==> flow/design.v <==
`timescale 1ns / 1ps
module addkeyancon(data_in,k1,k,data_out);
 input[63:0] data_in,k1,k;
 output[63:0] data_out;
 assign data_out = data_in ^ k1 ^ k;
endmodule
`timescale 1ns / 1ps
module linear_mprime(data_in,data_out);
	input [63:0] data_in;
	output [63:0] data_out;
	wire [31:0] ims;
    		  assign ims[0] = data_in[59] ^ data_in[55];
		  assign ims[1] = data_in[54] ^ data_in[50];		  
		  assign ims[2] = data_in[61] ^ data_in[49];
		  assign ims[3] = data_in[60] ^ data_in[56];
        assign data_out[63] = ims[0] ^ data_in[51];
        assign data_out[62] = data_in[62] ^ ims[1];
        assign data_out[61] = data_in[57] ^ ims[2];
        assign data_out[60] = ims[3] ^ data_in[52];
        assign data_out[59] = data_in[63] ^ ims[0];
        assign data_out[58] = data_in[58] ^ ims[1];
        assign data_out[57] = data_in[53] ^ ims[2];
        assign data_out[56] = ims[3] ^ data_in[48];
		  assign ims[4] = data_in[63] ^ data_in[51];
		  assign ims[5] = data_in[62] ^ data_in[58];		  
		  assign ims[6] = data_in[57] ^ data_in[53];
		  assign ims[7] = data_in[52] ^ data_in[48];
        assign data_out[55] = data_in[59] ^ ims[4];
        assign data_out[54] = ims[5] ^ data_in[54];
        assign data_out[53] = ims[6] ^ data_in[49];
        assign data_out[52] = data_in[60] ^ ims[7];
        assign data_out[51] = data_in[55] ^ ims[4];
        assign data_out[50] = ims[5] ^ data_in[50];
        assign data_out[49] = data_in[61] ^ ims[6];
        assign data_out[48] = data_in[56] ^ ims[7];
		  assign ims[8] = data_in[47] ^ data_in[43];
		  assign ims[9] = data_in[42] ^ data_in[38];		  
		  assign ims[10] = data_in[37] ^ data_in[33];
		  assign ims[11] = data_in[44] ^ data_in[32];
        assign data_out[47] = ims[8] ^ data_in[39];
        assign data_out[46] = ims[9] ^ data_in[34];
        assign data_out[45] = data_in[45] ^ ims[10];
        assign data_out[44] = ims[11] ^ data_in[40];
        assign data_out[43] = ims[8] ^ data_in[35];
        assign data_out[42] = data_in[46] ^ ims[9];
        assign data_out[41] = data_in[41] ^ ims[10];
        assign data_out[40] = ims[11] ^ data_in[36];
		  assign ims[12] = data_in[39] ^ data_in[35];
		  assign ims[13] = data_in[46] ^ data_in[34];		  
		  assign ims[14] = data_in[45] ^ data_in[41];
		  assign ims[15] = data_in[40] ^ data_in[36];
		  assign data_out[39] = data_in[47] ^ ims[12];
        assign data_out[38] = ims[13] ^ data_in[42];
        assign data_out[37] = ims[14] ^ data_in[37];
        assign data_out[36] = ims[15] ^ data_in[32];
        assign data_out[35] = data_in[43] ^ ims[12];
        assign data_out[34] = ims[13] ^ data_in[38];
        assign data_out[33] = ims[14] ^ data_in[33];
        assign data_out[32] = data_in[44] ^ ims[15];
		  assign ims[16] = data_in[31] ^ data_in[27];
		  assign ims[17] = data_in[26] ^ data_in[22];		  
		  assign ims[18] = data_in[21] ^ data_in[17];
		  assign ims[19] = data_in[28] ^ data_in[16];
        assign data_out[31] = ims[16] ^ data_in[23];
        assign data_out[30] = ims[17] ^ data_in[18];
        assign data_out[29] = data_in[29] ^ ims[18];
        assign data_out[28] = ims[19] ^ data_in[24];
        assign data_out[27] = ims[16] ^ data_in[19];
        assign data_out[26] = data_in[30] ^ ims[17];
        assign data_out[25] = data_in[25] ^ ims[18];
        assign data_out[24] = ims[19] ^ data_in[20];
		  assign ims[20] = data_in[23] ^ data_in[19];
		  assign ims[21] = data_in[30] ^ data_in[18];		  
		  assign ims[22] = data_in[29] ^ data_in[25];
		  assign ims[23] = data_in[24] ^ data_in[20];
        assign data_out[23] = data_in[31] ^ ims[20];
        assign data_out[22] = ims[21] ^ data_in[26];
        assign data_out[21] = ims[22] ^ data_in[21];
        assign data_out[20] = ims[23] ^ data_in[16];
        assign data_out[19] = data_in[27] ^ ims[20];
        assign data_out[18] = ims[21] ^ data_in[22];
        assign data_out[17] = ims[22] ^ data_in[17];
        assign data_out[16] = data_in[28] ^ ims[23];
		  assign ims[24] = data_in[11] ^ data_in[7];
		  assign ims[25] = data_in[6]  ^ data_in[2];		  
		  assign ims[26] = data_in[13] ^ data_in[1];
		  assign ims[27] = data_in[12] ^ data_in[8];
        assign data_out[15] = ims[24] ^ data_in[3];
        assign data_out[14] = data_in[14] ^ ims[25];
        assign data_out[13] = ims[26] ^ data_in[9];
        assign data_out[12] = ims[27] ^ data_in[4];
        assign data_out[11] = data_in[15] ^ ims[24];
        assign data_out[10] = data_in[10] ^ ims[25];
        assign data_out[9]  = ims[26] ^ data_in[5];
        assign data_out[8]  = ims[27] ^ data_in[0];
		  assign ims[28] = data_in[15] ^ data_in[3];
		  assign ims[29] = data_in[14] ^ data_in[10];		  
		  assign ims[30] = data_in[9] ^ data_in[5];
		  assign ims[31] = data_in[4] ^ data_in[0];
        assign data_out[7]  = ims[28] ^ data_in[11];
        assign data_out[6]  = ims[29] ^ data_in[6];
        assign data_out[5]  = ims[30] ^ data_in[1];
        assign data_out[4]  = data_in[12] ^ ims[31];
        assign data_out[3]  = ims[28] ^ data_in[7];
        assign data_out[2]  = ims[29] ^ data_in[2];
        assign data_out[1]  = ims[30] ^ data_in[13];
        assign data_out[0]  = data_in[8] ^ ims[31];
endmodule
`timescale 1ns / 1ps
module linear_m(data_in,data_out);
	input [63:0] data_in;
	output [63:0] data_out;
	wire [63:0] mp;
   linear_mprime mp1(data_in, mp);
	assign data_out[63:60] = mp[63:60];
	assign data_out[59:56] = mp[43:40];
	assign data_out[55:52] = mp[23:20];
	assign data_out[51:48] = mp[3:0];
	assign data_out[47:44] = mp[47:44];
	assign data_out[43:40] = mp[27:24];
	assign data_out[39:36] = mp[7:4];
	assign data_out[35:32] = mp[51:48];
	assign data_out[31:28] = mp[31:28];
	assign data_out[27:24] = mp[11:8];
	assign data_out[23:20] = mp[55:52];
	assign data_out[19:16] = mp[35:32];
	assign data_out[15:12] = mp[15:12];
	assign data_out[11:8]  = mp[59:56];
	assign data_out[7:4]   = mp[39:36];
	assign data_out[3:0]   = mp[19:16];
endmodule
`timescale 1ns / 1ps
module linear_m_inv(data_in,data_out);
	input [63:0] data_in;
	output [63:0] data_out;
	wire [63:0] mp;
	assign mp[63:60] = data_in[63:60];
	assign mp[59:56] = data_in[11:8];
	assign mp[55:52] = data_in[23:20];
	assign mp[51:48] = data_in[35:32];
	assign mp[47:44] = data_in[47:44];
	assign mp[43:40] = data_in[59:56];
	assign mp[39:36] = data_in[7:4];
	assign mp[35:32] = data_in[19:16];
	assign mp[31:28] = data_in[31:28];
	assign mp[27:24] = data_in[43:40];
	assign mp[23:20] = data_in[55:52];
	assign mp[19:16] = data_in[3:0];
	assign mp[15:12] = data_in[15:12];
	assign mp[11:8]  = data_in[27:24];
	assign mp[7:4]   = data_in[39:36];
	assign mp[3:0]   = data_in[51:48];
	linear_mprime mp0(mp,data_out);
endmodule
`timescale 1ns / 1ps
module prince_core(data_in,key,rc,data_out);
	input[63:0] data_in,key,rc;
	output [63:0] data_out;
	wire [63:0] sb_out,m_out,m_out0,xor_out;
	sbox s1(data_in,sb_out);
	linear_m m_0(sb_out,m_out);
	addkeyancon akc1(m_out,key,rc,data_out);
endmodule
module prince_core1(data_in,key,rc,data_out);
	input[63:0] data_in,key,rc;
	output [63:0] data_out;
	wire [63:0] m_out,xor_out;
	addkeyancon akc2(data_in,key,rc,xor_out);
	linear_m_inv m_1(xor_out,m_out);
	invsbox s1(m_out,data_out);
endmodule
module sbox(data_in,data_out);
	input [63:0] data_in;
	output [63:0] data_out;
	function [3:0] sb;
		input [3:0] x;
		case (x)
			4'h0: sb = 4'd11; 4'h1: sb = 4'd15; 4'h2: sb = 4'd3;  4'h3: sb = 4'd2;
			4'h4: sb = 4'd10; 4'h5: sb = 4'd12; 4'h6: sb = 4'd9;  4'h7: sb = 4'd1;
			4'h8: sb = 4'd6;  4'h9: sb = 4'd7;  4'ha: sb = 4'd8;  4'hb: sb = 4'd0;
			4'hc: sb = 4'd14; 4'hd: sb = 4'd5;  4'he: sb = 4'd13; default: sb = 4'd4;
		endcase
	endfunction
	assign data_out={
	  sb(data_in[63:60]),sb(data_in[59:56]),sb(data_in[55:52]),sb(data_in[51:48]),
	  sb(data_in[47:44]),sb(data_in[43:40]),sb(data_in[39:36]),sb(data_in[35:32]),
	  sb(data_in[31:28]),sb(data_in[27:24]),sb(data_in[23:20]),sb(data_in[19:16]),
	  sb(data_in[15:12]),sb(data_in[11: 8]),sb(data_in[ 7: 4]),sb(data_in[ 3: 0])
	};
endmodule
module invsbox(data_in,data_out);
	input [63:0] data_in;
	output [63:0] data_out;
	function [3:0] isb;
		input [3:0] x;
		case (x)
			4'h0: isb = 4'd11; 4'h1: isb = 4'd7;  4'h2: isb = 4'd3;  4'h3: isb = 4'd2;
			4'h4: isb = 4'd15; 4'h5: isb = 4'd13; 4'h6: isb = 4'd8;  4'h7: isb = 4'd9;
			4'h8: isb = 4'd10; 4'h9: isb = 4'd6;  4'ha: isb = 4'd4;  4'hb: isb = 4'd0;
			4'hc: isb = 4'd5;  4'hd: isb = 4'd14; 4'he: isb = 4'd12; default: isb = 4'd1;
		endcase
	endfunction
	assign data_out={
	  isb(data_in[63:60]),isb(data_in[59:56]),isb(data_in[55:52]),isb(data_in[51:48]),
	  isb(data_in[47:44]),isb(data_in[43:40]),isb(data_in[39:36]),isb(data_in[35:32]),
	  isb(data_in[31:28]),isb(data_in[27:24]),isb(data_in[23:20]),isb(data_in[19:16]),
	  isb(data_in[15:12]),isb(data_in[11: 8]),isb(data_in[ 7: 4]),isb(data_in[ 3: 0])
	};
endmodule
`timescale 1ns / 1ps
module prince_top(plaintext,key,ciphertext);
	input [63:0] plaintext;
	input [127:0] key;
	output [63:0] ciphertext;	
	wire [63:0] m[0:11],m1,m2,subkey;
	wire [63:0] ai[1:5];
	assign ai[1]=64'h13198A2E03707344;
	assign ai[2]=64'hA4093822299F31D0;
	assign ai[3]=64'h082EFA98EC4E6C89;
	assign ai[4]=64'h452821E638D01377;
	assign ai[5]=64'hBE5466CF34E90C6C;
	addkeyancon akc1(plaintext,key[127:64],key[63:0],m[0]);
	prince_core p001(m[0],key[63:0],ai[1],m[1]);
	prince_core p011(m[1],key[63:0],ai[2],m[2]);
	prince_core p021(m[2],key[63:0],ai[3],m[3]);
	prince_core p031(m[3],key[63:0],ai[4],m[4]);
	prince_core p041(m[4],key[63:0],ai[5],m[5]);
	sbox s1(m[5],m1);
	linear_mprime mm1(m1,m2);
	invsbox ss1(m2,m[6]);
	getk11 k11(key[63:0],subkey);
	prince_core1 p101(m[6],subkey,ai[5],m[7]);	
	prince_core1 p111(m[7],subkey,ai[4],m[8]);	
	prince_core1 p121(m[8],subkey,ai[3],m[9]);
	prince_core1 p131(m[9],subkey,ai[2],m[10]);
	prince_core1 p141(m[10],subkey,ai[1],m[11]);
   addkeyancon akc31(m[11],subkey,{key[64],key[127:66],key[65]^ key[127]},ciphertext);	
endmodule
module getk11(key,wk);
   input  [63:0] key;
   output [63:0] wk;
	assign wk = {~key[63:62],key[61:56],~key[55],key[54],~key[53],
		key[52],~key[51:50],key[49:46],~key[45],key[44],
		~key[43],key[42:41],~key[40:39],key[38],~key[37:36],
		key[35],~key[34:30],key[29:28],~key[27],key[26:25],
		~key[24],key[23],~key[22:18],key[17:15],~key[14],
		key[13],~key[12],key[11:8],~key[7:6],key[5],
		~key[4:2],key[1],~key[0]};
endmodule
module prince_enc (
    input  wire         clk,
    input  wire         rst,         
    input  wire         in_valid,
    output wire         in_ready,
    input  wire [63:0]  plaintext,
    input  wire [127:0] key,         
    output reg          out_valid,
    output reg  [63:0]  ciphertext
);
    reg         v1;
    reg [63:0]  pt_r;
    reg [127:0] key_r;
    wire [63:0] ct;
    assign in_ready = 1'b1;
    always @(posedge clk) begin
        if (rst) begin
            v1        <= 1'b0;
            out_valid <= 1'b0;
        end else begin
            v1        <= in_valid;
            out_valid <= v1;
        end
    end
    always @(posedge clk) begin
        if (in_valid) begin
            pt_r  <= plaintext;
            key_r <= key;
        end
        if (v1)
            ciphertext <= ct;
    end
    prince_top u_prince (
        .plaintext  (pt_r),
        .key        (key_r),
        .ciphertext (ct)
    );
endmodule
Wiki page: prince_enc / tool data

## Reports on prince_enc

Each step is given for the RTL above and for the edited RTL.
Lines under "unedited" count in the file above, lines under "edited" in the edited file.
"difference" is "edited" less "unedited", of the values as shown; "rel. change" is that difference over "unedited", in percent.
Library cell names are shortened.
A cell with - has no value.

| inputs | value |
|---|---|
| top module | prince_enc |
| clock | clk |
| standard-cell library | sky130hd |
| corner | tt_025C_1v80 |

## The edit

The edit as a unified diff against the file above.
The edited RTL no longer does the same as the RTL above: the edit was made by script, with no optimisation intended.

```diff
@@ -254,8 +254,10 @@
     output wire         in_ready,
     input  wire [63:0]  plaintext,
-    input  wire [127:0] key,         
+    input  wire [127:0] key_i,         
     output reg          out_valid,
     output reg  [63:0]  ciphertext
 );
+    reg [127:0] key;
+    always @(posedge clk) key <= key_i;
     reg         v1;
     reg [63:0]  pt_r;
```

## After elaboration

Counts by Yosys on the flattened word-level netlist (proc, flatten, opt, wreduce; memories kept). Register bits leave out memories and registers merged into their read ports (data or address); mux counts leave out enables and synchronous resets folded into registers. Print and check cells are left out. Cells with the same type and inputs are merged into one.
Memory sizes are those after Yosys's memory passes, which may raise the word count (mostly to a power of two), join words into wider ones and drop unused or constant bits.

Word-level totals:

| element | unedited | edited | difference | rel. change (%) |
|---|---|---|---|---|
| memory cells | 192 | 192 | 0 | 0.00 |
| cells after elaboration | 1295 | 1296 | +1 | +0.08 |
| output and inout port bits | 66 | 66 | 0 | 0.00 |
| bits in registers | 258 | 386 | +128 | +49.61 |
| bits in read-only memories | 12288 | 12288 | 0 | 0.00 |
| bits of input ports | 195 | 195 | 0 | 0.00 |

Memory list:

| element | unedited | edited |
|---|---|---|
| shape (words x width / read and write ports) | 16x4 r1 w0; 16x4 r1 w0; 16x4 r1 w0; 16x4 r1 w0; 16x4 r1 w0; 16x4 r1 w0; [+186] | 16x4 r1 w0; 16x4 r1 w0; 16x4 r1 w0; 16x4 r1 w0; 16x4 r1 w0; 16x4 r1 w0; [+186] |

A list marked [+n] leaves out that many cells.

Cells by class:

| element | unedited | edited | difference | rel. change (%) |
|---|---|---|---|---|
| bitwise operators | 1098 | 1098 | 0 | 0.00 |

Unchanged operator kinds not shown: 10.

## Longest topological paths

Longest topological path by Yosys (ltp), each cell counted once; first at word level (registers and memories cut), then after technology mapping (sequential cells cut; the memories' decode and read muxes count).

Logic depth:

| element | unedited | edited | difference | rel. change (%) |
|---|---|---|---|---|
| depth in word-level cells | 5 | 5 | 0 | 0.00 |
| ABC_AREA | 0 | 0 | - | - |
| mapped depth | 90 | 90 | 0 | 0.00 |
| depth with buffers taken out | 89 | 89 | 0 | 0.00 |

## Synthesis result

The flow's flattened synthesis, as Yosys stat reports it; memories are mapped. The netlist is that of the ABC_AREA named above (0 if unset); the other value can give another one.

Cell types:

| type | unedited | edited | difference | rel. change (%) |
|---|---|---|---|---|
| dfxtp_1 | 2 | 130 | +128 | +6400.00 |

Unchanged cell types not shown: 144.

Synthesis totals:

| element | unedited | edited | difference | rel. change (%) |
|---|---|---|---|---|
| buffers | 130 | 130 | 0 | 0.00 |
| cell area after synthesis (sq mm) | 0.0632632 | 0.0658256 | +0.0025624 | +4.05 |
| sequential part of the area (sq mm) | 0.0077274 | 0.0102899 | +0.0025625 | +33.16 |
| standard cells after synthesis | 6636 | 6764 | +128 | +1.93 |
| mapped flip-flops | 258 | 386 | +128 | +49.61 |

By module: a second synthesis without flattening, with its own total; a netlist apart from the flattened one above.

Unflattened totals:

| element | unedited | edited | difference | rel. change (%) |
|---|---|---|---|---|
| cell total of the unflattened synthesis | 5419 | 5547 | +128 | +2.36 |
| area total of the unflattened synthesis (sq mm) | 0.0729174 | 0.0754799 | +0.0025625 | +3.51 |

Rows give one instance, submodules left out.

Modules, unedited:

| module | times used | seq. area (sq mm) | area (sq mm) | cells |
|---|---|---|---|---|
| addkeyancon | 12 | 0 | 0.0015215 | 64 |
| linear_mprime | 11 | 0 | 0.0016416 | 64 |
| invsbox | 6 | 0 | 0.0024711 | 288 |
| sbox | 6 | 0 | 0.0022747 | 315 |
| prince_enc | 1 | 0.0077274 | 0.0077512 | 262 |
| getk11 | 1 | 0 | 0.0003603 | 64 |
| prince_top | 1 | 0 | 0.0000163 | 3 |
| linear_m | 5 | 0 | 0 | 0 |
| linear_m_inv | 5 | 0 | 0 | 0 |
| prince_core | 5 | 0 | 0 | 0 |
| prince_core1 | 5 | 0 | 0 | 0 |

Modules, edited:

| module | times used | seq. area (sq mm) | area (sq mm) | cells |
|---|---|---|---|---|
| addkeyancon | 12 | 0 | 0.0015215 | 64 |
| linear_mprime | 11 | 0 | 0.0016416 | 64 |
| invsbox | 6 | 0 | 0.0024711 | 288 |
| sbox | 6 | 0 | 0.0022747 | 315 |
| prince_enc | 1 | 0.0102899 | 0.0103136 | 390 |
| getk11 | 1 | 0 | 0.0003603 | 64 |
| prince_top | 1 | 0 | 0.0000163 | 3 |
| linear_m | 5 | 0 | 0 | 0 |
| linear_m_inv | 5 | 0 | 0 | 0 |
| prince_core | 5 | 0 | 0 | 0 |
| prince_core1 | 5 | 0 | 0 | 0 |

## Worst setup path after synthesis

Path of least setup slack by OpenSTA after synthesis, without wires, with an ideal clock, recovery checks aside; 20% of the period is set as input and as output delay. Where synthesis merged equal registers, the netlist keeps one of their names.

Timing after synthesis:

| element | unedited | edited | difference | rel. change (%) |
|---|---|---|---|---|
| path kind | flip-flop to flip-flop | flip-flop to flip-flop | - | - |
| from | register key_r[44] | register key_r[44] | - | - |
| to | register ciphertext[16] | register ciphertext[16] | - | - |
| path delay (ns) | 17.708 | 17.708 | 0.000 | 0.00 |
| arrival time (ns) | 17.448 | 17.448 | 0.000 | 0.00 |
| required time (ns) | 21.740 | 21.740 | 0.000 | 0.00 |
| buffers on the path | 2 | 2 | 0 | 0.00 |
| period (ns) | 22.0 | 22.0 | 0.0 | 0.00 |
| stages | 78 | 78 | 0 | 0.00 |
| setup slack (ns) | 4.292 | 4.292 | 0.000 | - |
| time at the first pin (ns) | 0.000 | 0.000 | 0.000 | - |
| library setup time (ns) | 0.260 | 0.260 | 0.000 | - |
| synthesis period reached (ns) | 17.708 | 17.708 | 0.000 | 0.00 |

"path delay" is the arrival time less input delay plus setup time.
"stages": output pins that drive a net of the path, with the launching flip-flop's if there is one; two outputs of one cell count as two.
"synthesis period reached" = period - worst setup slack (recovery checks aside). The figure is calculated, with input and output delays left at 20% of the set period.
Between the ends stands the longest chain of elaborated cells between them, by number of cells; it is not shown to be the way that was timed. Of several equally long chains one is given.
A line is the first line of the expression or statement that the cell stems from. Yosys adds cells for indexed reads and writes and turns some case tables into memories.
The chain passes a memory read, where the word-level depth is cut; so it can be longer than that depth.

| on the way, after synthesis, unedited | value |
|---|---|
| path through | edfxtp_1 -> clkbuf_1 -> buf_1 -> xnor2_1 -> xnor2_1 -> inv_1 -> ha_1 -> or2_1 -> and3_1 -> or4_1 -> nand2_1 -> inv_1 -> ha_1 -> and3_1 -> a211oi_1 -> or2_2 -> xor2_1 -> xnor2_1 -> [42 not listed] -> a211o_1 -> a211oi_1 -> nor4_4 -> nor3b_1 -> or4_1 -> nand2_1 -> inv_2 -> ha_1 -> and3_1 -> a31oi_1 -> xnor2_1 -> xor2_1 -> xnor2_1 -> inv_1 -> ha_1 -> mux2_1 -> o21ai_1 -> xnor2_1 |
| cells in the longest elaborated chain | 57 |
| elaborated cells between the ends (all ways) | 953 |
| RTL lines with such cells | 99 |
| those cells by class | 815 x logic; 138 x memory |

Ends and longest elaborated chain, after synthesis, unedited:

| element | RTL line | text |
|---|---|---|
| from (decl) | 262 | `reg [127:0] key_r;` |
| from (assign) | 277 | `key_r <= key;` |
| bitwise XOR 64 bit | 5 | `assign data_out = data_in ^ k1 ^ k;` |
| memory (16 x 4 bit) | 177 | `case (x)` |
| bitwise XOR 1 bit | 36 | `assign ims[8] = data_in[47] ^ data_in[43];` |
| bitwise XOR 1 bit | 40 | `assign data_out[47] = ims[8] ^ data_in[39];` |
| bitwise XOR 64 bit | 5 |  |
| NOT 25 bit | - |  |
| memory (16 x 4 bit) | 177 |  |
| [42 not listed] | - |  |
| memory (16 x 4 bit) | 196 | `case (x)` |
| bitwise XOR 64 bit | 5 |  |
| NOT 25 bit | - |  |
| bitwise XOR 1 bit | 75 | `assign ims[23] = data_in[24] ^ data_in[20];` |
| bitwise XOR 1 bit | 83 | `assign data_out[16] = data_in[28] ^ ims[23];` |
| memory (16 x 4 bit) | 196 |  |
| bitwise XOR 64 bit (2 in a row) | 5 |  |
| to (assign) | 280 | `ciphertext <= ct;` |
| to (decl) | 258 | `output reg  [63:0]  ciphertext` |

| on the way, after synthesis, edited | value |
|---|---|
| path through | edfxtp_1 -> clkbuf_1 -> buf_1 -> xnor2_1 -> xnor2_1 -> inv_1 -> ha_1 -> or2_1 -> and3_1 -> or4_1 -> nand2_1 -> inv_1 -> ha_1 -> and3_1 -> a211oi_1 -> or2_2 -> xor2_1 -> xnor2_1 -> [42 not listed] -> a211o_1 -> a211oi_1 -> nor4_4 -> nor3b_1 -> or4_1 -> nand2_1 -> inv_2 -> ha_1 -> and3_1 -> a31oi_1 -> xnor2_1 -> xor2_1 -> xnor2_1 -> inv_1 -> ha_1 -> mux2_1 -> o21ai_1 -> xnor2_1 |
| cells in the longest elaborated chain | 57 |
| elaborated cells between the ends (all ways) | 953 |
| RTL lines with such cells | 99 |
| those cells by class | 815 x logic; 138 x memory |

Ends and longest elaborated chain, after synthesis, edited:

| element | RTL line | text |
|---|---|---|
| from (decl) | 264 | `reg [127:0] key_r;` |
| from (assign) | 279 | `key_r <= key;` |
| bitwise XOR 64 bit | 5 | `assign data_out = data_in ^ k1 ^ k;` |
| memory (16 x 4 bit) | 177 | `case (x)` |
| bitwise XOR 1 bit | 36 | `assign ims[8] = data_in[47] ^ data_in[43];` |
| bitwise XOR 1 bit | 40 | `assign data_out[47] = ims[8] ^ data_in[39];` |
| bitwise XOR 64 bit | 5 |  |
| NOT 25 bit | - |  |
| memory (16 x 4 bit) | 177 |  |
| [42 not listed] | - |  |
| memory (16 x 4 bit) | 196 | `case (x)` |
| bitwise XOR 64 bit | 5 |  |
| NOT 25 bit | - |  |
| bitwise XOR 1 bit | 75 | `assign ims[23] = data_in[24] ^ data_in[20];` |
| bitwise XOR 1 bit | 83 | `assign data_out[16] = data_in[28] ^ ims[23];` |
| memory (16 x 4 bit) | 196 |  |
| bitwise XOR 64 bit (2 in a row) | 5 |  |
| to (assign) | 282 | `ciphertext <= ct;` |
| to (decl) | 258 | `output reg  [63:0]  ciphertext` |

## Worst path after layout

From the final timing report of the runs of pair 1: the path of least setup slack in the routed layout; clock arrival at registers is part of the times.

Timing post-layout:

| element | unedited | edited | difference | rel. change (%) |
|---|---|---|---|---|
| path kind | flip-flop to flip-flop | flip-flop to flip-flop | - | - |
| from | register key_r[80] | register key_r[104] | - | - |
| to | register ciphertext[48] | register ciphertext[56] | - | - |
| setup slack (ns) | 0.96 | 0.93 | -0.03 | - |
| stages | 74 | 80 | +6 | +8.11 |
| required time (ns) | 21.71 | 21.70 | -0.01 | -0.05 |
| period (ns) | 21.4 | 21.4 | 0.0 | 0.00 |
| arrival time (ns) | 20.75 | 20.76 | +0.01 | +0.05 |
| library setup time (ns) | 0.28 | 0.27 | -0.01 | - |
| buffers on the path | 0 | 6 | +6 | - |
| time at the first pin (ns) | 0.59 | 0.57 | -0.02 | -3.39 |

Between the ends stands the longest chain of elaborated cells between them, by number of cells; it is not shown to be the way that was timed. Of several equally long chains one is given.
The chain passes a memory read, where the word-level depth is cut; so it can be longer than that depth.

| on the way, post-layout, unedited | value |
|---|---|
| path through | edfxtp_1 -> xnor2_1 -> xnor2_2 -> inv_1 -> ha_1 -> or2_1 -> o211a_1 -> or4_1 -> and2_1 -> inv_1 -> ha_1 -> nor3_1 -> a21oi_1 -> mux2i_1 -> xnor2_1 -> xnor2_1 -> inv_1 -> ha_1 -> [38 not listed] -> xnor3_1 -> inv_1 -> ha_1 -> a31o_2 -> a21oi_1 -> o211ai_1 -> a211oi_1 -> or2_2 -> inv_1 -> ha_1 -> inv_1 -> mux4_2 -> xnor2_1 -> xnor2_1 -> xor2_1 -> nand2_1 -> a32oi_1 -> xnor2_1 |
| cells in the longest elaborated chain | 58 |
| elaborated cells between the ends (all ways) | 954 |
| RTL lines with such cells | 99 |
| those cells by class | 816 x logic; 138 x memory |

Ends and longest elaborated chain, post-layout, unedited:

| element | RTL line | text |
|---|---|---|
| from (decl) | 262 | `reg [127:0] key_r;` |
| from (assign) | 277 | `key_r <= key;` |
| bitwise XOR 64 bit (2 in a row) | 5 | `assign data_out = data_in ^ k1 ^ k;` |
| memory (16 x 4 bit) | 177 | `case (x)` |
| bitwise XOR 1 bit | 73 | `assign ims[21] = data_in[30] ^ data_in[18];` |
| bitwise XOR 1 bit | 81 | `assign data_out[18] = ims[21] ^ data_in[22];` |
| bitwise XOR 64 bit | 5 |  |
| NOT 25 bit | - |  |
| memory (16 x 4 bit) | 177 |  |
| [42 not listed] | - |  |
| memory (16 x 4 bit) | 196 | `case (x)` |
| bitwise XOR 64 bit | 5 |  |
| NOT 25 bit | - |  |
| bitwise XOR 1 bit | 27 | `assign ims[7] = data_in[52] ^ data_in[48];` |
| bitwise XOR 1 bit | 35 | `assign data_out[48] = data_in[56] ^ ims[7];` |
| memory (16 x 4 bit) | 196 |  |
| bitwise XOR 64 bit (2 in a row) | 5 |  |
| to (assign) | 280 | `ciphertext <= ct;` |
| to (decl) | 258 | `output reg  [63:0]  ciphertext` |

| on the way, post-layout, edited | value |
|---|---|
| path through | edfxtp_1 -> xnor2_1 -> xnor2_1 -> inv_1 -> ha_1 -> nor2_1 -> a211oi_1 -> or4_1 -> nand2_1 -> inv_1 -> ha_1 -> and3_1 -> a211oi_1 -> o21ai_0 -> a22oi_1 -> a41oi_4 -> ha_1 -> mux4_2 -> [44 not listed] -> ha_1 -> nand3b_1 -> nand4b_1 -> o31ai_1 -> xnor2_1 -> buf_4 -> xor3_1 -> and3_1 -> a211oi_1 -> buf_4 -> xnor2_1 -> xnor2_1 -> xnor2_1 -> inv_1 -> ha_1 -> mux2_4 -> o22a_1 -> xnor2_1 |
| cells in the longest elaborated chain | 58 |
| elaborated cells between the ends (all ways) | 954 |
| RTL lines with such cells | 99 |
| those cells by class | 816 x logic; 138 x memory |

Ends and longest elaborated chain, post-layout, edited:

| element | RTL line | text |
|---|---|---|
| from (decl) | 264 | `reg [127:0] key_r;` |
| from (assign) | 279 | `key_r <= key;` |
| bitwise XOR 64 bit (2 in a row) | 5 | `assign data_out = data_in ^ k1 ^ k;` |
| memory (16 x 4 bit) | 177 | `case (x)` |
| bitwise XOR 1 bit | 36 | `assign ims[8] = data_in[47] ^ data_in[43];` |
| bitwise XOR 1 bit | 40 | `assign data_out[47] = ims[8] ^ data_in[39];` |
| bitwise XOR 64 bit | 5 |  |
| NOT 25 bit | - |  |
| memory (16 x 4 bit) | 177 |  |
| [42 not listed] | - |  |
| memory (16 x 4 bit) | 196 | `case (x)` |
| bitwise XOR 64 bit | 5 |  |
| NOT 25 bit | - |  |
| bitwise XOR 1 bit | 15 | `assign ims[3] = data_in[60] ^ data_in[56];` |
| bitwise XOR 1 bit | 23 | `assign data_out[56] = ims[3] ^ data_in[48];` |
| memory (16 x 4 bit) | 196 |  |
| bitwise XOR 64 bit (2 in a row) | 5 |  |
| to (assign) | 282 | `ciphertext <= ct;` |
| to (decl) | 258 | `output reg  [63:0]  ciphertext` |

## Flow runs

Both versions went through the flow (Yosys, OpenROAD) with the same settings in each pair. Constraints: input delay and output delay 20% of the set period each, output load 0.01 pF.

| flow settings, pair 1 | value |
|---|---|
| CORE_UTILIZATION | 40 |
| PLACE_DENSITY | 0.6 |
| period_ns | 21.4 |
| CAP_MARGIN | 20 |
| CORE_MARGIN | 2 |
| SLEW_MARGIN | 20 |

Final reports, pair 1:

| element | unedited | edited | difference | rel. change (%) |
|---|---|---|---|---|
| netlist area reported by Yosys (sq mm) | 0.0632632 | 0.0658256 | +0.0025624 | +4.05 |
| utilization after routing (%) | 45.0 | 45.4 | +0.4 | - |
| smallest setup slack (ns) | 0.962 | 0.932 | -0.030 | - |
| total negative slack (ns) | 0.000 | 0.000 | 0.000 | - |
| area inside the die boundary (sq mm) | 0.161355 | 0.167825 | +0.006470 | +4.01 |
| clock period reached (ns) | 20.438 | 20.468 | +0.030 | +0.15 |

| flow settings, pair 2 | value |
|---|---|
| ABC_AREA | 0 |
| CORE_UTILIZATION | 31 |
| CTS_CLUSTER_SIZE | 83 |
| MAX_ROUTING_LAYER | met4 |
| MIN_ROUTING_LAYER | met1 |
| PLACE_DENSITY_LB_ADDON | 0.11 |
| SETUP_SLACK_MARGIN | 5.0 |
| TNS_END_PERCENT | 20 |
| period_ns | 23.0 |
| CAP_MARGIN | 20 |
| CORE_MARGIN | 2 |
| SLEW_MARGIN | 20 |

Final reports, pair 2:

| element | unedited | edited | difference | rel. change (%) |
|---|---|---|---|---|
| netlist area reported by Yosys (sq mm) | 0.0632632 | 0.0658256 | +0.0025624 | +4.05 |
| utilization after routing (%) | 42.8 | 42.7 | -0.1 | - |
| smallest setup slack (ns) | 4.941 | 4.877 | -0.064 | - |
| total negative slack (ns) | 0.000 | 0.000 | 0.000 | - |
| area inside the die boundary (sq mm) | 0.207704 | 0.216044 | +0.008340 | +4.02 |
| clock period reached (ns) | 18.059 | 18.123 | +0.064 | +0.35 |

"clock period reached" = clock period - worst setup slack. The figure is calculated, with input and output delays left at 20% of the set period.
